==> flow/design.v <==
module RA1SH (
   Q,
   CLK,
   CEN,
   WEN,
   A,
   D,
   OEN
);
   parameter BITS = 16;
   parameter word_depth = 16;
   parameter addr_width = 4;
   output [BITS-1:0] Q;
   input CLK;
   input CEN;
   input WEN;
   input [addr_width-1:0] A;
   input [BITS-1:0] D;
   input OEN;
   reg [BITS-1:0] mem [0:word_depth-1];
   reg [BITS-1:0] Qi;
   always @(posedge CLK) begin
      if (!CEN) begin
         if (!WEN) begin
            mem[A] <= D;
            Qi <= D;
         end else begin
            Qi <= mem[A];
         end
      end
   end
   assign Q = OEN ? {BITS{1'b0}} : Qi;
endmodule
module CPU(
				clk,
			  rst_n,
		   IO_stall,
         awid_m_inf,
       awaddr_m_inf,
       awsize_m_inf,
      awburst_m_inf,
        awlen_m_inf,
      awvalid_m_inf,
      awready_m_inf,
        wdata_m_inf,
        wlast_m_inf,
       wvalid_m_inf,
       wready_m_inf,
          bid_m_inf,
        bresp_m_inf,
       bvalid_m_inf,
       bready_m_inf,
         arid_m_inf,
       araddr_m_inf,
        arlen_m_inf,
       arsize_m_inf,
      arburst_m_inf,
      arvalid_m_inf,
      arready_m_inf, 
          rid_m_inf,
        rdata_m_inf,
        rresp_m_inf,
        rlast_m_inf,
       rvalid_m_inf,
       rready_m_inf 
);
input  wire clk, rst_n;
output reg  IO_stall;
parameter ID_WIDTH = 4 , ADDR_WIDTH = 32, DATA_WIDTH = 16, DRAM_NUMBER=2, WRIT_NUMBER=1;
output  wire [WRIT_NUMBER * ID_WIDTH-1:0]        awid_m_inf;
output  wire [WRIT_NUMBER * ADDR_WIDTH-1:0]    awaddr_m_inf;
output  wire [WRIT_NUMBER * 3 -1:0]            awsize_m_inf;
output  wire [WRIT_NUMBER * 2 -1:0]           awburst_m_inf;
output  wire [WRIT_NUMBER * 7 -1:0]             awlen_m_inf;
output  wire [WRIT_NUMBER-1:0]                awvalid_m_inf;
input   wire [WRIT_NUMBER-1:0]                awready_m_inf;
output  wire [WRIT_NUMBER * DATA_WIDTH-1:0]     wdata_m_inf;
output  wire [WRIT_NUMBER-1:0]                  wlast_m_inf;
output  wire [WRIT_NUMBER-1:0]                 wvalid_m_inf;
input   wire [WRIT_NUMBER-1:0]                 wready_m_inf;
input   wire [WRIT_NUMBER * ID_WIDTH-1:0]         bid_m_inf;
input   wire [WRIT_NUMBER * 2 -1:0]             bresp_m_inf;
input   wire [WRIT_NUMBER-1:0]             	   bvalid_m_inf;
output  wire [WRIT_NUMBER-1:0]                 bready_m_inf;
output  wire [DRAM_NUMBER * ID_WIDTH-1:0]       arid_m_inf;
output  wire [DRAM_NUMBER * ADDR_WIDTH-1:0]   araddr_m_inf;
output  wire [DRAM_NUMBER * 7 -1:0]            arlen_m_inf;
output  wire [DRAM_NUMBER * 3 -1:0]           arsize_m_inf;
output  wire [DRAM_NUMBER * 2 -1:0]          arburst_m_inf;
output  wire [DRAM_NUMBER-1:0]               arvalid_m_inf;
input   wire [DRAM_NUMBER-1:0]               arready_m_inf;
input   wire [DRAM_NUMBER * ID_WIDTH-1:0]         rid_m_inf;
input   wire [DRAM_NUMBER * DATA_WIDTH-1:0]     rdata_m_inf;
input   wire [DRAM_NUMBER * 2 -1:0]             rresp_m_inf;
input   wire [DRAM_NUMBER-1:0]                  rlast_m_inf;
input   wire [DRAM_NUMBER-1:0]                 rvalid_m_inf;
output  wire [DRAM_NUMBER-1:0]                 rready_m_inf;
reg  [3:0]current_state ;
reg  [3:0]next_state ;
reg signed [15:0] core_r0 , core_r1 , core_r2 , core_r3 ;
reg signed [15:0] core_r4 , core_r5 , core_r6 , core_r7 ;
reg signed [15:0] core_r8 , core_r9 , core_r10, core_r11;
reg signed [15:0] core_r12, core_r13, core_r14, core_r15;
wire  MEM_cen, MEM_oen;
reg   MEM_wen;
wire  [3:0]MEM_adr;
reg   [15:0]MEM_in ;
wire  [15:0] MEM_out;
wire  [2:0]opcode;
wire  [3:0]rs,rt,rd;
wire  func;
wire  signed[4:0]imm;
wire  [15:0]address;
wire  [15:0]inst;
reg   [15:0]inst_reg1, inst_reg2;
reg   signed [15:0]rs_data,rt_data,rd_data;
reg   in_valid_inst ;
wire  out_valid_inst ;
reg   signed [12:0] pc ;
reg   [4:0]inst_mode ; 
wire  signed [15:0]data_addr;
wire  out_finish_data;
reg   in_valid_data_write ;
reg   in_valid_data_read;
wire  out_valid_data ;
wire  signed[15:0]load_data ;
parameter EMPTY         = 5'd0 ;
parameter ADD           = 5'd1 ;
parameter SUB           = 5'd2 ;
parameter SLT           = 5'd3 ;
parameter MUL           = 5'd4 ;
parameter LOAD          = 5'd5 ;
parameter STORE         = 5'd6 ;
parameter BRANCH        = 5'd7 ;
parameter JUMP          = 5'd8 ;
parameter IDLE              = 4'd0  ;
parameter INST_FETCH_1      = 4'd1  ;
parameter INST_FETCH_2      = 4'd2  ;
parameter SRAM_STORE        = 4'd3  ;
parameter SRAM_TAKE         = 4'd4  ;
parameter INST_DECODE       = 4'd5  ;
parameter EXECUTE           = 4'd6  ;
parameter DATA_LOAD         = 4'd7  ;
parameter DATA_STORE        = 4'd8  ;
parameter WAIT_OUT_FINISH   = 4'd9  ;
parameter WAIT_OUT_VALID_DATA = 4'd10 ;
parameter WRITE_BACK        = 4'd11 ;
parameter CHECK_REG         = 4'd12 ;
assign opcode = inst_reg2[15:13] ;
assign rs     = inst_reg2[12: 9] ;
assign rt     = inst_reg2[ 8: 5] ;
assign rd     = inst_reg2[ 4: 1] ;
assign func   = inst_reg2[0] ;
assign imm    = inst_reg2[ 4: 0] ;
assign address = { 3'b000 , inst_reg2[12:0] } ;
assign data_addr = {4'b0001, ((rs_data + imm) * 2 )} ;  
always@(posedge clk or negedge rst_n)begin
  if(!rst_n)  current_state <= IDLE ;
  else        current_state <= next_state ;
end
always@(*)begin
    case(current_state)
        IDLE : begin
            next_state = INST_FETCH_1 ;
        end
        INST_FETCH_1 : begin
            next_state = INST_FETCH_2 ;
        end
        INST_FETCH_2 : begin
            if(out_valid_inst)  next_state = SRAM_STORE  ;
            else                next_state = INST_FETCH_2 ;
        end
        SRAM_STORE : begin
            next_state = SRAM_TAKE;
        end
        SRAM_TAKE : begin
            next_state = INST_DECODE;
        end
        INST_DECODE : begin
            next_state = EXECUTE ;
        end
        EXECUTE : begin
            if(opcode[2:1] == 2'b00)      next_state = WRITE_BACK  ;  
            else if(opcode == 3'b011)     next_state = DATA_LOAD   ;  
            else if(opcode == 3'b010)     next_state = DATA_STORE  ;  
            else                          next_state = CHECK_REG   ;  
        end
        WRITE_BACK : begin
            next_state = CHECK_REG ;
        end
        DATA_LOAD : begin
            next_state = WAIT_OUT_VALID_DATA;
        end
        DATA_STORE : begin
            next_state = WAIT_OUT_FINISH;
        end
        WAIT_OUT_VALID_DATA :begin
            if(out_valid_data)      next_state = CHECK_REG ;
            else                    next_state = WAIT_OUT_VALID_DATA ;
        end
        WAIT_OUT_FINISH : begin
            if(out_finish_data)  next_state = CHECK_REG;
            else                 next_state = WAIT_OUT_FINISH ;
        end
        CHECK_REG : begin
            next_state = IDLE ;
        end
        default: next_state = current_state ;
    endcase
end
always@(posedge clk or negedge rst_n)begin
    if(!rst_n)    pc <= 13'b0;
    else begin
        if(current_state == CHECK_REG) begin
            if(opcode == 3'b101 &&  (rs_data== rt_data) )    pc  <= pc + 2 + (imm << 1)  ;   
            else if(opcode == 3'b100 )                       pc  <= address;
            else pc <= pc + 2 ;
        end
    end 
end
always@(*)begin
    case(current_state)
        INST_FETCH_1 : in_valid_inst = 1 ;
        default :      in_valid_inst = 0;
    endcase
end
always@(*)begin
    case(current_state)
        DATA_LOAD : in_valid_data_read = 1 ;
        default :      in_valid_data_read = 0;
    endcase
end
always@(*)begin
    case(current_state)
        SRAM_STORE : MEM_wen = 0 ;
        default :    MEM_wen = 1 ;
    endcase
end
always@(*)begin
    case(current_state)
        SRAM_STORE : MEM_in = inst_reg1;
        default :    MEM_in = 0;
    endcase
end
always@(posedge clk or negedge rst_n)begin
    if(!rst_n)      inst_reg1 <= 0;
    else if(out_valid_inst)  inst_reg1 <= inst;
 end
 always@(posedge clk or negedge rst_n)begin
    if(!rst_n)      inst_reg2 <= 0;
    else if(current_state == SRAM_TAKE) inst_reg2 <= MEM_out;
 end
always@(*)begin
    case(opcode)
        3'b000 : begin
            if(func)    inst_mode = ADD ;
            else        inst_mode = SUB ;
        end 
        3'b001 : begin
            if(func)    inst_mode = SLT ;
            else        inst_mode = MUL ;
        end
        3'b011 :        inst_mode = LOAD    ;
        3'b010 :        inst_mode = STORE   ;
        3'b101 :        inst_mode = BRANCH  ;      
        3'b100 :        inst_mode = JUMP    ;
        default : inst_mode = EMPTY ;
    endcase
end
always @(posedge clk or negedge rst_n) begin
    if (!rst_n)     rs_data <= 0 ;
    else begin
        if (current_state == INST_DECODE) begin
            case(rs)
                0:      rs_data <= core_r0  ;
                1:      rs_data <= core_r1  ;
                2:      rs_data <= core_r2  ;
                3:      rs_data <= core_r3  ;
                4:      rs_data <= core_r4  ;
                5:      rs_data <= core_r5  ;
                6:      rs_data <= core_r6  ;
                7:      rs_data <= core_r7  ;
                8:      rs_data <= core_r8  ;
                9:      rs_data <= core_r9  ;
                10:     rs_data <= core_r10 ; 
                11:     rs_data <= core_r11 ; 
                12:     rs_data <= core_r12 ; 
                13:     rs_data <= core_r13 ; 
                14:     rs_data <= core_r14 ; 
                15:     rs_data <= core_r15 ; 
            endcase
        end         
    end
end
always @(posedge clk or negedge rst_n) begin
    if (!rst_n)     rt_data <= 0 ;
    else begin
        if (current_state == INST_DECODE) begin
            case(rt)
                0:      rt_data <= core_r0  ;
                1:      rt_data <= core_r1  ;
                2:      rt_data <= core_r2  ;
                3:      rt_data <= core_r3  ;
                4:      rt_data <= core_r4  ;
                5:      rt_data <= core_r5  ;
                6:      rt_data <= core_r6  ;
                7:      rt_data <= core_r7  ;
                8:      rt_data <= core_r8  ;
                9:      rt_data <= core_r9  ;
                10:     rt_data <= core_r10 ; 
                11:     rt_data <= core_r11 ; 
                12:     rt_data <= core_r12 ; 
                13:     rt_data <= core_r13 ; 
                14:     rt_data <= core_r14 ; 
                15:     rt_data <= core_r15 ; 
            endcase
        end         
    end
end
always@(posedge clk or negedge rst_n)begin
    if(!rst_n)      rd_data <= 0 ;
    else begin
        if(current_state == EXECUTE) begin
            case(inst_mode)
                ADD : rd_data <= rs_data + rt_data ;
                SUB : rd_data <= rs_data - rt_data ;
                SLT : begin
                    if(rt_data > rs_data)   rd_data <= 1'b1 ;
                    else                    rd_data <= 1'b0;
                end 
                MUL : rd_data <= rs_data * rt_data ;
                default : rd_data <= 0 ;
            endcase
        end
    end
end
always@(*)begin
    case(current_state)
        DATA_STORE :          in_valid_data_write = 1'b1;
        default :             in_valid_data_write = 1'b0;
    endcase
end
always@(posedge clk or negedge rst_n)begin
    if(!rst_n)begin
        IO_stall <= 1;
    end
    else begin
        case(current_state)
            CHECK_REG : IO_stall <= 0;
            default: IO_stall <= 1 ;
        endcase
    end
end
always@(posedge clk or negedge rst_n)begin
    if(!rst_n)begin
        core_r0  <= 0;
    end
    else begin
        if(current_state == WRITE_BACK && rd == 0) core_r0 <= rd_data ;
        else if (out_valid_data==1     && rt == 0) core_r0 <= load_data ;
    end
end
always@(posedge clk or negedge rst_n)begin
    if(!rst_n)begin
        core_r1  <= 0;
    end
    else begin
        if(current_state == WRITE_BACK && rd == 1) core_r1 <= rd_data ;
        else if (out_valid_data==1     && rt == 1) core_r1 <= load_data ;
    end
end
always@(posedge clk or negedge rst_n)begin
    if(!rst_n)begin
        core_r2  <= 0;
    end
    else begin
        if(current_state == WRITE_BACK && rd == 2) core_r2 <= rd_data ;
        else if (out_valid_data==1     && rt == 2) core_r2 <= load_data ;
    end
end
always@(posedge clk or negedge rst_n)begin
    if(!rst_n)begin
        core_r3  <= 0;
    end
    else begin
        if(current_state == WRITE_BACK && rd == 3) core_r3 <= rd_data ;
        else if (out_valid_data==1     && rt == 3) core_r3 <= load_data ;
    end
end
always@(posedge clk or negedge rst_n)begin
    if(!rst_n)begin
        core_r4  <= 0;
    end
    else begin
        if(current_state == WRITE_BACK && rd == 4) core_r4 <= rd_data ;
        else if (out_valid_data==1     && rt == 4) core_r4 <= load_data ;
    end
end
always@(posedge clk or negedge rst_n)begin
    if(!rst_n)begin
        core_r5  <= 0;
    end
    else begin
        if(current_state == WRITE_BACK && rd == 5) core_r5 <= rd_data ;
        else if (out_valid_data==1     && rt == 5) core_r5 <= load_data ;
    end
end
always@(posedge clk or negedge rst_n)begin
    if(!rst_n)begin
        core_r6  <= 0;
    end
    else begin
        if(current_state == WRITE_BACK && rd == 6) core_r6 <= rd_data ;
        else if (out_valid_data==1     && rt == 6) core_r6 <= load_data ;
    end
end
always@(posedge clk or negedge rst_n)begin
    if(!rst_n)begin
        core_r7  <= 0;
    end
    else begin
        if(current_state == WRITE_BACK && rd == 7) core_r7 <= rd_data ;
        else if (out_valid_data==1     && rt == 7) core_r7 <= load_data ;
    end
end
always@(posedge clk or negedge rst_n)begin
    if(!rst_n)begin
        core_r8  <= 0;
    end
    else begin
        if(current_state == WRITE_BACK && rd == 8) core_r8 <= rd_data ;
        else if (out_valid_data==1     && rt == 8) core_r8 <= load_data ;
    end
end
always@(posedge clk or negedge rst_n)begin
    if(!rst_n)begin
        core_r9  <= 0;
    end
    else begin
        if(current_state == WRITE_BACK && rd == 9) core_r9 <= rd_data ;
        else if (out_valid_data==1     && rt == 9) core_r9 <= load_data ;
    end
end
always@(posedge clk or negedge rst_n)begin
    if(!rst_n)begin
        core_r10  <= 0;
    end
    else begin
        if(current_state == WRITE_BACK && rd == 10) core_r10 <= rd_data ;
        else if (out_valid_data==1     && rt == 10) core_r10 <= load_data ;
    end
end
always@(posedge clk or negedge rst_n)begin
    if(!rst_n)begin
        core_r11  <= 0;
    end
    else begin
        if(current_state == WRITE_BACK && rd == 11) core_r11 <= rd_data ;
        else if (out_valid_data==1     && rt == 11) core_r11 <= load_data ;
    end
end
always@(posedge clk or negedge rst_n)begin
    if(!rst_n)begin
        core_r12  <= 0;
    end
    else begin
        if(current_state == WRITE_BACK && rd == 12) core_r12 <= rd_data ;
        else if (out_valid_data==1     && rt == 12) core_r12 <= load_data ;
    end
end
always@(posedge clk or negedge rst_n)begin
    if(!rst_n)begin
        core_r13  <= 0;
    end
    else begin
        if(current_state == WRITE_BACK && rd == 13) core_r13 <= rd_data ;
        else if (out_valid_data==1     && rt == 13) core_r13 <= load_data ;
    end
end
always@(posedge clk or negedge rst_n)begin
    if(!rst_n)begin
        core_r14  <= 0;
    end
    else begin
        if(current_state == WRITE_BACK && rd == 14) core_r14 <= rd_data ;
        else if (out_valid_data==1     && rt == 14) core_r14 <= load_data ;
    end
end
always@(posedge clk or negedge rst_n)begin
    if(!rst_n)begin
        core_r15  <= 0;
    end
    else begin
        if(current_state == WRITE_BACK && rd == 15) core_r15 <= rd_data ;
        else if (out_valid_data==1     && rt == 15) core_r15 <= load_data ;
    end
end
assign MEM_cen = 0 ;
assign MEM_oen = 0 ;
assign MEM_adr = 0 ;
RA1SH X_0 (.Q(MEM_out) , .CLK(clk), .CEN(MEM_cen), .WEN(MEM_wen) , .A(MEM_adr) , .D(MEM_in), .OEN(MEM_oen));
read_DRAM_instruction Read_Inst(
                .clk(clk),
              .rst_n(rst_n),
           .in_valid(in_valid_inst),
            .in_addr(pc),
          .out_valid(out_valid_inst),
           .out_inst(inst),
         .arid_m_inf(arid_m_inf[DRAM_NUMBER * ID_WIDTH-1:ID_WIDTH]),
       .araddr_m_inf(araddr_m_inf[DRAM_NUMBER * ADDR_WIDTH-1:ADDR_WIDTH]),
        .arlen_m_inf(arlen_m_inf[DRAM_NUMBER * 7 -1:7]),
       .arsize_m_inf(arsize_m_inf[DRAM_NUMBER * 3 -1:3]),
      .arburst_m_inf(arburst_m_inf[DRAM_NUMBER * 2 -1:2]),
      .arvalid_m_inf(arvalid_m_inf[1]),
      .arready_m_inf(arready_m_inf[1]), 
          .rid_m_inf(rid_m_inf[DRAM_NUMBER * ID_WIDTH-1:ID_WIDTH]),
        .rdata_m_inf(rdata_m_inf[DRAM_NUMBER * DATA_WIDTH-1:DATA_WIDTH]),
        .rresp_m_inf(rresp_m_inf[DRAM_NUMBER * 2 -1:2]),
        .rlast_m_inf(rlast_m_inf[1]),
       .rvalid_m_inf(rvalid_m_inf[1]),
       .rready_m_inf(rready_m_inf[1]) 
);
read_DRAM_data read_DRAM_data(
                .clk(clk),
              .rst_n(rst_n),
           .in_valid(in_valid_data_read),
            .in_addr(data_addr[11:0]),
          .out_valid(out_valid_data),
           .out_data(load_data),
         .arid_m_inf(arid_m_inf[ID_WIDTH-1:0]),
       .araddr_m_inf(araddr_m_inf[ADDR_WIDTH-1:0]),
        .arlen_m_inf(arlen_m_inf[7 -1:0]),
       .arsize_m_inf(arsize_m_inf[3 -1:0]),
      .arburst_m_inf(arburst_m_inf[2 -1:0]),
      .arvalid_m_inf(arvalid_m_inf[0]),
      .arready_m_inf(arready_m_inf[0]), 
          .rid_m_inf(rid_m_inf[ID_WIDTH-1:0]),
        .rdata_m_inf(rdata_m_inf[DATA_WIDTH-1:0]),
        .rresp_m_inf(rresp_m_inf[2 -1:0]),
        .rlast_m_inf(rlast_m_inf[0]),
       .rvalid_m_inf(rvalid_m_inf[0]),
       .rready_m_inf(rready_m_inf[0]) 
);
write_DRAM_data WRITE_DATA(
                .clk(clk),
              .rst_n(rst_n),
           .in_valid(in_valid_data_write),
            .in_addr(data_addr[11:0]),
            .in_data(rt_data),
         .out_finish(out_finish_data),
         .awid_m_inf(awid_m_inf),
       .awaddr_m_inf(awaddr_m_inf),
       .awsize_m_inf(awsize_m_inf),
      .awburst_m_inf(awburst_m_inf),
        .awlen_m_inf(awlen_m_inf),
      .awvalid_m_inf(awvalid_m_inf),
      .awready_m_inf(awready_m_inf),
        .wdata_m_inf(wdata_m_inf),
        .wlast_m_inf(wlast_m_inf),
       .wvalid_m_inf(wvalid_m_inf),
       .wready_m_inf(wready_m_inf),
          .bid_m_inf(bid_m_inf),
        .bresp_m_inf(bresp_m_inf),
       .bvalid_m_inf(bvalid_m_inf),
       .bready_m_inf(bready_m_inf)
);
endmodule
module read_DRAM_instruction(
                clk,
              rst_n,
           in_valid,
            in_addr,
          out_valid,
           out_inst,
         arid_m_inf,
       araddr_m_inf,
        arlen_m_inf,
       arsize_m_inf,
      arburst_m_inf,
      arvalid_m_inf,
      arready_m_inf, 
          rid_m_inf,
        rdata_m_inf,
        rresp_m_inf,
        rlast_m_inf,
       rvalid_m_inf,
       rready_m_inf 
);
parameter ID_WIDTH = 4 , ADDR_WIDTH = 32, DATA_WIDTH = 16, DRAM_NUMBER=2, WRIT_NUMBER=1;
input  wire clk, rst_n;
input  in_valid;
input  [12:0] in_addr;  
output reg out_valid;
output reg [15:0] out_inst;
output  wire [ID_WIDTH-1:0]       arid_m_inf;
output  wire [ADDR_WIDTH-1:0]   araddr_m_inf;
output  wire [7 -1:0]            arlen_m_inf;
output  wire [3 -1:0]           arsize_m_inf;
output  wire [2 -1:0]          arburst_m_inf;
output  reg                    arvalid_m_inf;
input   wire                   arready_m_inf;
input   wire [ID_WIDTH-1:0]         rid_m_inf;
input   wire [DATA_WIDTH-1:0]     rdata_m_inf;
input   wire [2 -1:0]             rresp_m_inf;
input   wire                      rlast_m_inf;
input   wire                     rvalid_m_inf;
output  reg                      rready_m_inf;
reg     [1:0]current_state,next_state;
reg     [15:0]out_reg;
assign arid_m_inf = 0 ;
assign arlen_m_inf = 7'b0 ;
assign arsize_m_inf = 3'b001 ;
assign arburst_m_inf = 2'b01 ;
assign araddr_m_inf = {16'd0, 4'b0001, in_addr[11:0] };
parameter   IDLE = 2'd0;
parameter   SEND = 2'd1;
parameter   WAIT = 2'd2;
parameter   OUT  = 2'd3;
always@(posedge clk or negedge rst_n)begin
  if(!rst_n)  current_state <= 0;
  else current_state <= next_state;
end
always@(*)begin
    case(current_state)
        IDLE : begin
            if(in_valid)    next_state = SEND ;
            else            next_state = IDLE ;
        end
        SEND : begin
            if(arready_m_inf) next_state = WAIT ;
            else              next_state = SEND ;
        end
        WAIT : begin
            if(rlast_m_inf)  next_state = OUT ;
            else             next_state = WAIT;
        end
        OUT: begin
            next_state = IDLE;
        end
        default : next_state = current_state;
    endcase
end
always@(*)begin
    case(current_state)
        SEND : arvalid_m_inf = 1 ;
        default : arvalid_m_inf = 0;
    endcase
end
always@(*)begin
    case(current_state)
        WAIT : rready_m_inf = 1;
        default : rready_m_inf = 0;
    endcase
end
always@(*)begin
    case(current_state)
        OUT :     out_valid = 1;
        default : out_valid = 0;
    endcase
end
always@(posedge clk or negedge rst_n)begin
  if(!rst_n)            out_reg <= 0;
  else if(rlast_m_inf)  out_reg <= rdata_m_inf;
end
always@(*)begin
    case(current_state)
        OUT :     out_inst = out_reg ;  
        default : out_inst = 0 ; 
    endcase
end
endmodule
module read_DRAM_data(
                clk,
              rst_n,
           in_valid,
            in_addr,
            in_data,
          out_valid,
           out_data,
         arid_m_inf,
       araddr_m_inf,
        arlen_m_inf,
       arsize_m_inf,
      arburst_m_inf,
      arvalid_m_inf,
      arready_m_inf, 
          rid_m_inf,
        rdata_m_inf,
        rresp_m_inf,
        rlast_m_inf,
       rvalid_m_inf,
       rready_m_inf 
);
parameter ID_WIDTH = 4 , ADDR_WIDTH = 32, DATA_WIDTH = 16, DRAM_NUMBER=2, WRIT_NUMBER=1;
input  wire clk, rst_n;
input  in_valid;
input  [11:0] in_addr;
input  [15:0] in_data;
output reg out_valid;
output reg [15:0] out_data;
output  wire [ID_WIDTH-1:0]       arid_m_inf;
output  wire [ADDR_WIDTH-1:0]   araddr_m_inf;
output  wire [7 -1:0]            arlen_m_inf;
output  wire [3 -1:0]           arsize_m_inf;
output  wire [2 -1:0]          arburst_m_inf;
output  reg                    arvalid_m_inf;
input   wire                   arready_m_inf;
input   wire [ID_WIDTH-1:0]         rid_m_inf;
input   wire [DATA_WIDTH-1:0]     rdata_m_inf;
input   wire [2 -1:0]             rresp_m_inf;
input   wire                      rlast_m_inf;
input   wire                     rvalid_m_inf;
output  reg                      rready_m_inf;
parameter IDLE  = 2'd0 ;
parameter SEND  = 2'd1 ;
parameter WAIT  = 2'd2 ;
parameter OUT   = 2'd3 ;
reg      [1:0] current_state, next_state;
reg      [15:0]out_reg;
assign   arid_m_inf = 0 ;
assign   arlen_m_inf = 7'b0 ;
assign   arsize_m_inf = 3'b001 ;
assign   arburst_m_inf = 2'b01 ;
assign   araddr_m_inf = { 16'd0 , 4'b001 , in_addr } ;
always @(posedge clk or negedge rst_n) begin
    if (!rst_n)     current_state <= IDLE ;
    else            current_state <= next_state ;
end
always @(*)begin
    case(current_state)
        IDLE : begin
            if(in_valid)    next_state = SEND ;
            else            next_state = IDLE ;
        end
        SEND : begin
            if(arready_m_inf) next_state = WAIT ;
            else              next_state = SEND ; 
        end
        WAIT : begin
            if(rlast_m_inf)  next_state = OUT ;
            else             next_state = WAIT;
        end
        OUT : begin
            next_state = IDLE;
        end
        default : next_state = current_state ;
    endcase
end
always@(*)begin
    case(current_state)
        SEND : arvalid_m_inf = 1 ;
        default : arvalid_m_inf = 0;
    endcase
end
always@(*)begin
    case(current_state)
        WAIT :    rready_m_inf = 1;
        default : rready_m_inf = 0;
    endcase
end
always@(*)begin
    case(current_state)
        OUT :     out_valid = 1;
        default : out_valid = 0;
    endcase
end
always@(posedge clk or negedge rst_n)begin
  if(!rst_n)            out_reg <= 0;
  else if(rlast_m_inf)  out_reg <= rdata_m_inf;
end
always@(*)begin
    case(current_state)
        OUT :     out_data = out_reg ;  
        default : out_data = 0 ; 
    endcase
end
endmodule
module write_DRAM_data(
                clk,
              rst_n,
           in_valid,
            in_addr,
            in_data,
         out_finish,
         awid_m_inf,
       awaddr_m_inf,
       awsize_m_inf,
      awburst_m_inf,
        awlen_m_inf,
      awvalid_m_inf,
      awready_m_inf,
        wdata_m_inf,
        wlast_m_inf,
       wvalid_m_inf,
       wready_m_inf,
          bid_m_inf,
        bresp_m_inf,
       bvalid_m_inf,
       bready_m_inf
);
parameter ID_WIDTH = 4 , ADDR_WIDTH = 32, DATA_WIDTH = 16, DRAM_NUMBER=2, WRIT_NUMBER=1;
input  wire clk, rst_n;
input  in_valid;
input  [11:0] in_addr;  
input  [15:0] in_data;
output reg out_finish;
output  wire [ID_WIDTH-1:0]        awid_m_inf;
output  wire [ADDR_WIDTH-1:0]    awaddr_m_inf;
output  wire [3 -1:0]            awsize_m_inf;
output  wire [2 -1:0]           awburst_m_inf;
output  wire [7 -1:0]             awlen_m_inf;
output  reg                     awvalid_m_inf;
input   wire                    awready_m_inf;
output  reg  [DATA_WIDTH-1:0]     wdata_m_inf;
output  reg                       wlast_m_inf;
output  reg                      wvalid_m_inf;
input   wire                     wready_m_inf;
input   wire [ID_WIDTH-1:0]         bid_m_inf;
input   wire [2 -1:0]             bresp_m_inf;
input   wire                     bvalid_m_inf;
output  wire                     bready_m_inf;
parameter IDLE = 3'd0 ;
parameter SEND = 3'd1 ;
parameter WAIT = 3'd2 ;
parameter OUT  = 3'd3 ;
parameter RESPONSE = 3'd4;
reg  [2:0] current_state, next_state;
always @(posedge clk or negedge rst_n) begin
    if (!rst_n)     current_state <= IDLE ;
    else            current_state <= next_state ;
end
always @(*) begin
    case(current_state)
        IDLE : begin
            if(in_valid)        next_state = SEND ;
            else                next_state = IDLE ;
        end
        SEND : begin
            if(awready_m_inf)   next_state = WAIT ;
            else                next_state = SEND ;
        end
        WAIT : begin
            if(wready_m_inf)    next_state = OUT ;
            else                next_state = WAIT;
        end
        OUT : begin
            next_state = RESPONSE ;
        end
        RESPONSE : begin
            if(bvalid_m_inf) next_state = IDLE ;
            else             next_state = RESPONSE ;
        end
        default : next_state = current_state ;
    endcase
end
assign awid_m_inf = 0 ;
assign awlen_m_inf = 7'd0 ;
assign awsize_m_inf = 3'b001 ;
assign awburst_m_inf = 2'b01 ;
assign awaddr_m_inf = { 16'd0 , 4'b0001, in_addr } ;
assign bready_m_inf = (current_state == RESPONSE) ? 1 : 0 ;
always @(*) begin
    case(current_state)
        SEND :    awvalid_m_inf = 1 ;
        default : awvalid_m_inf = 0 ;
    endcase
end
always@(*)begin
    case(current_state)
        WAIT :    wvalid_m_inf = 1;
        default : wvalid_m_inf = 0;
    endcase
end
always@(*)begin
    case(current_state)
        WAIT :    wdata_m_inf = in_data ;
        default : wdata_m_inf = 0 ;
    endcase
end
always@(*)begin
    case(current_state)
        WAIT :    wlast_m_inf = 1;
        default : wlast_m_inf = 0;
    endcase
end
always@(*)begin
    case(current_state)
        OUT :     out_finish = 1;
        default : out_finish = 0;
    endcase
end
endmodule
# From RTL to reports: CPU
# Module CPU before and after one edit of its RTL, step after step.
# "orig" refers to lines of the RTL above, "edited" to lines of the edited file.
# "delta" is "edited" less "orig", of the values as shown; "change_rel_pct" is that difference over "orig", in percent.
# Cell names lack the library's common part.
design:
  design: "CPU"
  clock: "clk"
  lib: "sky130hd"
  lib_corner: "tt_025C_1v80"

# The edit
# Unified diff, file above to edited file.
# A script made this edit. It changes what the design does and was not meant as an optimisation.
# begin of diff
@@ -203,7 +203,4 @@
             else                 next_state = WAIT_OUT_FINISH ;
         end
-        CHECK_REG : begin
-            next_state = IDLE ;
-        end
         default: next_state = current_state ;
     endcase
# end of diff

# Word level
# Source: Yosys, flattened and elaborated, memories not mapped. Widths are those after wreduce. Registers that Yosys merges into a memory's read port (data or address) are not register bits. Print and check cells do not count. Equal cells are merged and count once.
# Memory sizes are those after Yosys's memory passes, which may raise the word count (mostly to a power of two), join words into wider ones and drop unused or constant bits.
op_classes:
  columns: ["element", "orig", "edited", "delta", "change_rel_pct"]
  rows:
  - ["bitwise", 0, 0, 0, null]
  - ["n_shift", 0, 0, 0, null]
  - ["muxes", 81, 81, 0, 0.00]
  - ["cmp", 1, 1, 0, 0.00]
  - ["mul", 1, 1, 0, 0.00]
  - ["add_sub_neg", 5, 5, 0, 0.00]
  - ["n_div", 0, 0, 0, null]
  - ["reduce_logical", 60, 60, 0, 0.00]
  - ["n_eq", 77, 77, 0, 0.00]
op_table:
  columns: ["operator", "orig", "edited", "delta", "change_rel_pct"]
  rows:
  - ["4-bit parallel mux with 13-bit select", 1, 0, -1, -100.00]
  - ["13-bit nonzero test", 1, 0, -1, -100.00]
  - ["4-bit parallel mux with 12-bit select", 0, 1, 1, null]
  - ["12-bit nonzero test", 0, 1, 1, null]
  - ["16-bit two-way mux", 36, 36, 0, 0.00]
  - ["1-bit logical AND", 33, 33, 0, 0.00]
  - ["4-bit equality test with constant B", 29, 29, 0, 0.00]
  - ["1-bit two-way mux", 23, 23, 0, 0.00]
  - ["4-bit by 3-bit equality test with 1-bit output with constant B", 16, 16, 0, 0.00]
  - ["2-bit nonzero test", 16, 16, 0, 0.00]
  - ["4-bit by 2-bit equality test with 1-bit output with constant B", 8, 8, 0, 0.00]
  - ["3-bit two-way mux", 5, 5, 0, 0.00]
  - ["2-bit equality test with constant B", 4, 4, 0, 0.00]
  - ["3-bit by 2-bit equality test with 1-bit output with constant B", 4, 4, 0, 0.00]
  - ["4-bit by 1-bit equality test with 1-bit output with constant B", 4, 4, 0, 0.00]
  - ["4-bit zero test", 4, 4, 0, 0.00]
  - ["2-bit two-way mux", 4, 4, 0, 0.00]
  - ["3-bit equality test with constant B", 3, 3, 0, 0.00]
  - ["2-bit zero test", 3, 3, 0, 0.00]
  - ["4-bit two-way mux", 3, 3, 0, 0.00]
  - ["2-bit by 1-bit equality test with 1-bit output with constant B", 2, 2, 0, 0.00]
  - ["3-bit by 1-bit equality test with 1-bit output with constant B", 2, 2, 0, 0.00]
  - ["5-bit by 2-bit equality test with 1-bit output with constant B", 2, 2, 0, 0.00]
  - ["3-bit zero test", 2, 2, 0, 0.00]
  - ["13-bit two-way mux", 2, 2, 0, 0.00]
  - ["16-bit parallel mux with 16-bit select", 2, 2, 0, 0.00]
  - ["2-bit parallel mux with 4-bit select", 2, 2, 0, 0.00]
  - ["11-bit by 5-bit adder with 11-bit output", 1, 1, 0, 0.00]
# Not every row of either side is listed.
word_totals:
  columns: ["element", "orig", "edited", "delta", "change_rel_pct"]
  rows:
  - ["clocked_rd_ports_x_width", 16, 16, 0, 0.00]
  - ["latchBits", 0, 0, 0, null]
  - ["memories", 1, 1, 0, 0.00]
  - ["mem_bits_rw", 256, 256, 0, 0.00]
  - ["romBits", 0, 0, 0, null]
  - ["elab_cells", 255, 255, 0, 0.00]
  - ["register_bits", 393, 393, 0, 0.00]
mem_list:
  columns: ["element", "orig", "edited"]
  rows:
  - ["memory_list", "X_0.mem 16x16 r1 w1", "X_0.mem 16x16 r1 w1"]

# Depth
# Longest topological path by Yosys (ltp), each cell counted once; first at word level (registers and memories cut), then after technology mapping (sequential cells cut; the memories' decode and read muxes count).
depth:
  columns: ["element", "orig", "edited", "delta", "change_rel_pct"]
  rows:
  - ["depth_word", 5, 5, 0, 0.00]
  - ["ABC_AREA", "0", "0", null, null]
  - ["mapped_depth", 24, 25, 1, 4.17]
  - ["ltp_nobuf", 23, 24, 1, 4.35]

# Synthesis result
# The flow's flattened synthesis, as Yosys stat reports it; memories are mapped. The netlist is that of the ABC_AREA named above (0 if unset); the other value can give another one.
types:
  columns: ["cell", "orig", "edited", "delta", "change_rel_pct"]
  rows:
  - ["nor2_1", 302, 329, 27, 8.94]
  - ["clkbuf_1", 161, 181, 20, 12.42]
  - ["o21ai_1", 11, 24, 13, 118.18]
  - ["nand2_1", 225, 235, 10, 4.44]
  - ["nor2_2", 9, 0, -9, -100.00]
  - ["buf_4", 134, 126, -8, -5.97]
  - ["buf_2", 40, 32, -8, -20.00]
  - ["mux2i_1", 268, 261, -7, -2.61]
  - ["xnor2_1", 53, 59, 6, 11.32]
  - ["o211ai_1", 8, 2, -6, -75.00]
  - ["a221oi_1", 27, 32, 5, 18.52]
  - ["o21a_1", 3, 8, 5, 166.67]
  - ["inv_1", 198, 202, 4, 2.02]
  - ["xor2_1", 20, 16, -4, -20.00]
  - ["nor2b_1", 13, 9, -4, -30.77]
  - ["nand2_2", 5, 1, -4, -80.00]
  - ["a22oi_1", 175, 178, 3, 1.71]
  - ["nand3_1", 49, 46, -3, -6.12]
# Not every row of either side is listed.
mapped:
  columns: ["element", "orig", "edited", "delta", "change_rel_pct"]
  rows:
  - ["buffers", 353, 356, 3, 0.85]
  - ["flip_flops", 423, 423, 0, 0.00]
  - ["synth_area_um2", 28760.1, 28562.4, -197.7, -0.69]
  - ["stdcells", 3098, 3109, 11, 0.36]
# By module: a second synthesis without flattening, with its own total; a netlist apart from the flattened one above.
unflattened:
  columns: ["element", "orig", "edited", "delta", "change_rel_pct"]
  rows:
  - ["hier_cells", 3662, 3660, -2, -0.05]
  - ["hier_area_um2", 39420.3, 39482.9, 62.6, 0.16]
# Rows give one instance, submodules left out.
by_module_orig:
  columns: ["mod", "instances", "area_um2", "cells", "mod_seq_area_um2"]
  rows:
  - ["CPU", 1, 25619.6, 2837, 9086.2]
  - ["RA1SH", 1, 10598.9, 512, 8167.8]
  - ["read_DRAM_data", 1, 1258.7, 114, 501.7]
  - ["read_DRAM_instruction", 1, 1258.7, 114, 501.7]
  - ["write_DRAM_data", 1, 684.4, 85, 126.4]
by_module_edited:
  columns: ["mod", "instances", "area_um2", "cells", "mod_seq_area_um2"]
  rows:
  - ["CPU", 1, 25682.1, 2835, 9086.2]
  - ["RA1SH", 1, 10598.9, 512, 8167.8]
  - ["read_DRAM_data", 1, 1258.7, 114, 501.7]
  - ["read_DRAM_instruction", 1, 1258.7, 114, 501.7]
  - ["write_DRAM_data", 1, 684.4, 85, 126.4]

# Timing after synthesis
# Path of least setup slack by OpenSTA after synthesis, without wires, with an ideal clock, recovery checks aside; 20% of the period is set as input and as output delay. Where synthesis merged equal registers, the netlist keeps one of their names.
synth_path:
  columns: ["element", "orig", "edited", "delta", "change_rel_pct"]
  rows:
  - ["path_type", "reg2reg", "reg2reg", null, null]
  - ["startpoint", "reg rt_data[4]", "reg rt_data[4]", null, null]
  - ["endpoint", "reg rd_data[13]", "reg rd_data[15]", null, null]
  - ["clock_period_ns", 6.0, 6.0, 0.0, 0.00]
  - ["t_arrival_ns", 5.156, 5.225, 0.069, 1.34]
  - ["slack_ns", 0.712, 0.634, -0.078, null]
  - ["delay_ns", 5.288, 5.366, 0.078, 1.48]
  - ["driving_pins", 21, 22, 1, 4.76]
  - ["setup_time_ns", 0.132, 0.141, 0.009, null]
  - ["launch_ns", 0.000, 0.000, 0.000, null]
  - ["n_path_buf", 1, 1, 0, 0.00]
  - ["synth_period_reached_ns", 5.288, 5.366, 0.078, 1.48]
# "delay_ns" = arrival - input delay + setup time.
# "driving_pins" counts driving pins, that of a launching flip-flop among them; a cell with two outputs on the path counts twice.
# "synth_period_reached_ns" is the clock period less the worst setup slack; recovery checks do not enter. This is arithmetic on one report: input and output delays are still those of the set period (20% each).
# Between the ends stands the longest chain of elaborated cells between them, by number of cells; it is not shown to be the way that was timed. Of several equally long chains one is given.
# Each line given opens the expression or statement behind the cell; cells for indexed reads and writes are added by Yosys, which also makes memories of some case tables.
# A register here has more assigning lines than the two given.
synth_via_orig:
  path_cell_list: "dfrtp_1 > inv_1 > clkbuf_1 > nor2_1 > fa_1 > inv_1 > fa_1 > fa_1 > fa_1 > inv_1 > fa_1 > inv_1 > fa_1 > inv_1 > ha_1 > nand3_1 > a21oi_1 > or4_1 > nand3_1 > and3b_1 > o21ai_1"
  elab_chain_len: 2
  cells_between: 4
synth_rtl_orig:
  columns: ["element", "line", "text"]
  rows:
  - ["start: declaration", 116, "reg   signed [15:0]rs_data,rt_data,rd_data;"]
  - ["start: assignment", 300, "0:      rt_data <= core_r0  ;"]
  - ["start: assignment", 301, "1:      rt_data <= core_r1  ;"]
  - ["16-bit by 16-bit multiplier with 16-bit output", 331, "MUL : rd_data <= rs_data * rt_data ;"]
  - ["16-bit parallel mux with 4-bit select", 324, "case(inst_mode)"]
  - ["end: assignment", 325, "ADD : rd_data <= rs_data + rt_data ;"]
  - ["end: assignment", 326, "SUB : rd_data <= rs_data - rt_data ;"]
  - ["end: declaration", 116, null]
synth_via_edited:
  path_cell_list: "dfrtp_1 > inv_1 > clkbuf_1 > nor2_1 > fa_1 > inv_1 > fa_1 > fa_1 > fa_1 > inv_1 > fa_1 > inv_1 > fa_1 > inv_1 > ha_1 > nand3_1 > a21oi_1 > a2111oi_2 > o21bai_1 > a21oi_1 > xnor2_1 > o221ai_1"
  elab_chain_len: 2
  cells_between: 4
synth_rtl_edited:
  columns: ["element", "line", "text"]
  rows:
  - ["start: declaration", 116, "reg   signed [15:0]rs_data,rt_data,rd_data;"]
  - ["start: assignment", 297, "0:      rt_data <= core_r0  ;"]
  - ["start: assignment", 298, "1:      rt_data <= core_r1  ;"]
  - ["16-bit by 16-bit multiplier with 16-bit output", 328, "MUL : rd_data <= rs_data * rt_data ;"]
  - ["16-bit parallel mux with 4-bit select", 321, "case(inst_mode)"]
  - ["end: assignment", 322, "ADD : rd_data <= rs_data + rt_data ;"]
  - ["end: assignment", 323, "SUB : rd_data <= rs_data - rt_data ;"]
  - ["end: declaration", 116, null]

# Path in the finished layout
# From the final timing report of each run of set A: the path of least setup slack in the routed layout; clock arrival at registers is part of the times.
layout_path:
  columns: ["element", "orig", "edited", "delta", "change_rel_pct"]
  rows:
  - ["path_type", "reg2reg", "reg2reg", null, null]
  - ["startpoint", "reg rs_data[9]", "reg rt_data[6]", null, null]
  - ["endpoint", "reg rd_data[15]", "reg rd_data[15]", null, null]
  - ["setup_time_ns", 0.13, 0.15, 0.02, null]
  - ["clock_period_ns", 5.88, 5.88, 0.00, 0.00]
  - ["n_path_buf", 1, 0, -1, -100.00]
  - ["t_arrival_ns", 6.13, 6.13, 0.00, 0.00]
  - ["launch_ns", 0.57, 0.59, 0.02, 3.51]
  - ["driving_pins", 20, 20, 0, 0.00]
  - ["slack_ns", 0.21, 0.19, -0.02, null]
# Between the ends stands the longest chain of elaborated cells between them, by number of cells; it is not shown to be the way that was timed. Of several equally long chains one is given.
# A register here has more assigning lines than the two given.
layout_via_orig:
  path_cell_list: "dfrtp_1 > buf_4 > inv_1 > nor2_1 > fa_1 > inv_1 > fa_1 > inv_1 > fa_1 > fa_1 > fa_1 > inv_1 > fa_1 > inv_1 > ha_1 > or3_1 > o21ai_0 > a21oi_1 > xnor2_1 > o31ai_1"
  elab_chain_len: 2
  cells_between: 4
layout_rtl_orig:
  columns: ["element", "line", "text"]
  rows:
  - ["start: declaration", 116, "reg   signed [15:0]rs_data,rt_data,rd_data;"]
  - ["start: assignment", 275, "0:      rs_data <= core_r0  ;"]
  - ["start: assignment", 276, "1:      rs_data <= core_r1  ;"]
  - ["16-bit by 16-bit multiplier with 16-bit output", 331, "MUL : rd_data <= rs_data * rt_data ;"]
  - ["16-bit parallel mux with 4-bit select", 324, "case(inst_mode)"]
  - ["end: assignment", 325, "ADD : rd_data <= rs_data + rt_data ;"]
  - ["end: assignment", 326, "SUB : rd_data <= rs_data - rt_data ;"]
  - ["end: declaration", 116, null]
layout_via_edited:
  path_cell_list: "dfrtp_1 > ha_1 > fa_1 > inv_1 > fa_1 > inv_1 > fa_1 > fa_1 > fa_1 > inv_1 > fa_1 > inv_1 > ha_1 > nand3_1 > a21oi_1 > a2111oi_4 > o21bai_1 > a21oi_2 > xnor2_1 > o221ai_1"
  elab_chain_len: 2
  cells_between: 4
layout_rtl_edited:
  columns: ["element", "line", "text"]
  rows:
  - ["start: declaration", 116, "reg   signed [15:0]rs_data,rt_data,rd_data;"]
  - ["start: assignment", 297, "0:      rt_data <= core_r0  ;"]
  - ["start: assignment", 298, "1:      rt_data <= core_r1  ;"]
  - ["16-bit by 16-bit multiplier with 16-bit output", 328, "MUL : rd_data <= rs_data * rt_data ;"]
  - ["16-bit parallel mux with 4-bit select", 321, "case(inst_mode)"]
  - ["end: assignment", 322, "ADD : rd_data <= rs_data + rt_data ;"]
  - ["end: assignment", 323, "SUB : rd_data <= rs_data - rt_data ;"]
  - ["end: declaration", 116, null]

# Layout results
# Runs of the flow (Yosys, OpenROAD) on both versions; the two runs of a pair have the same settings. The constraints put input and output delay at 20% of the set period each and load the outputs with 0.01 pF.
flow_settings_set_A:
  period_ns: 5.88
  CAP_MARGIN: 20
  CORE_MARGIN: 2
  CORE_UTILIZATION: 40
  SLEW_MARGIN: 20
results_set_A:
  columns: ["element", "orig", "edited", "delta", "change_rel_pct"]
  rows:
  - ["worstSetupSlack_ns", 0.207, 0.186, -0.021, null]
  - ["fin_tns_ns", 0.000, 0.000, 0.000, null]
  - ["achievedPeriod_ns", 5.673, 5.694, 0.021, 0.37]
  - ["post_route_stdcell_area_um2", 31799.2, 31824.3, 25.1, 0.08]
  - ["die_um2", 74060.2, 73560.3, -499.9, -0.67]
  - ["post_route_util_pct", 44.6, 45.2, 0.6, null]
  - ["power_uw", 6290, 15078, 8788, 139.71]
  - ["synth_area_um2", 28760.1, 28562.4, -197.7, -0.69]
  - ["final_hold_ws_ns", 0.417, 0.393, -0.024, null]
flow_settings_set_B:
  CORE_UTILIZATION: 25
  CTS_CLUSTER_SIZE: 38
  GPL_TIMING_DRIVEN: 1
  MAX_ROUTING_LAYER: "met4"
  SETUP_SLACK_MARGIN: 0.8
  TNS_END_PERCENT: 85
  period_ns: 5.9
  CAP_MARGIN: 20
  CORE_MARGIN: 2
  SLEW_MARGIN: 20
results_set_B:
  columns: ["element", "orig", "edited", "delta", "change_rel_pct"]
  rows:
  - ["worstSetupSlack_ns", 0.663, 0.535, -0.128, null]
  - ["fin_tns_ns", 0.000, 0.000, 0.000, null]
  - ["achievedPeriod_ns", 5.237, 5.365, 0.128, 2.44]
  - ["post_route_stdcell_area_um2", 33548.4, 32970.4, -578.0, -1.72]
  - ["die_um2", 117769.0, 116971.0, -798.0, -0.68]
  - ["post_route_util_pct", 29.4, 29.0, -0.4, null]
  - ["power_uw", 6608, 15423, 8815, 133.40]
  - ["synth_area_um2", 28760.1, 28562.4, -197.7, -0.69]
  - ["final_hold_ws_ns", 0.416, 0.390, -0.026, null]
# By "achievedPeriod_ns" is meant the clock period of the run minus its worst setup slack. This is arithmetic on one report: input and output delays are still those of the set period (20% each).
# By "power_uw" is meant OpenSTA's value without simulated activity: inputs other than the clock are taken to toggle once in ten clock periods, and the tool carries that through the logic.
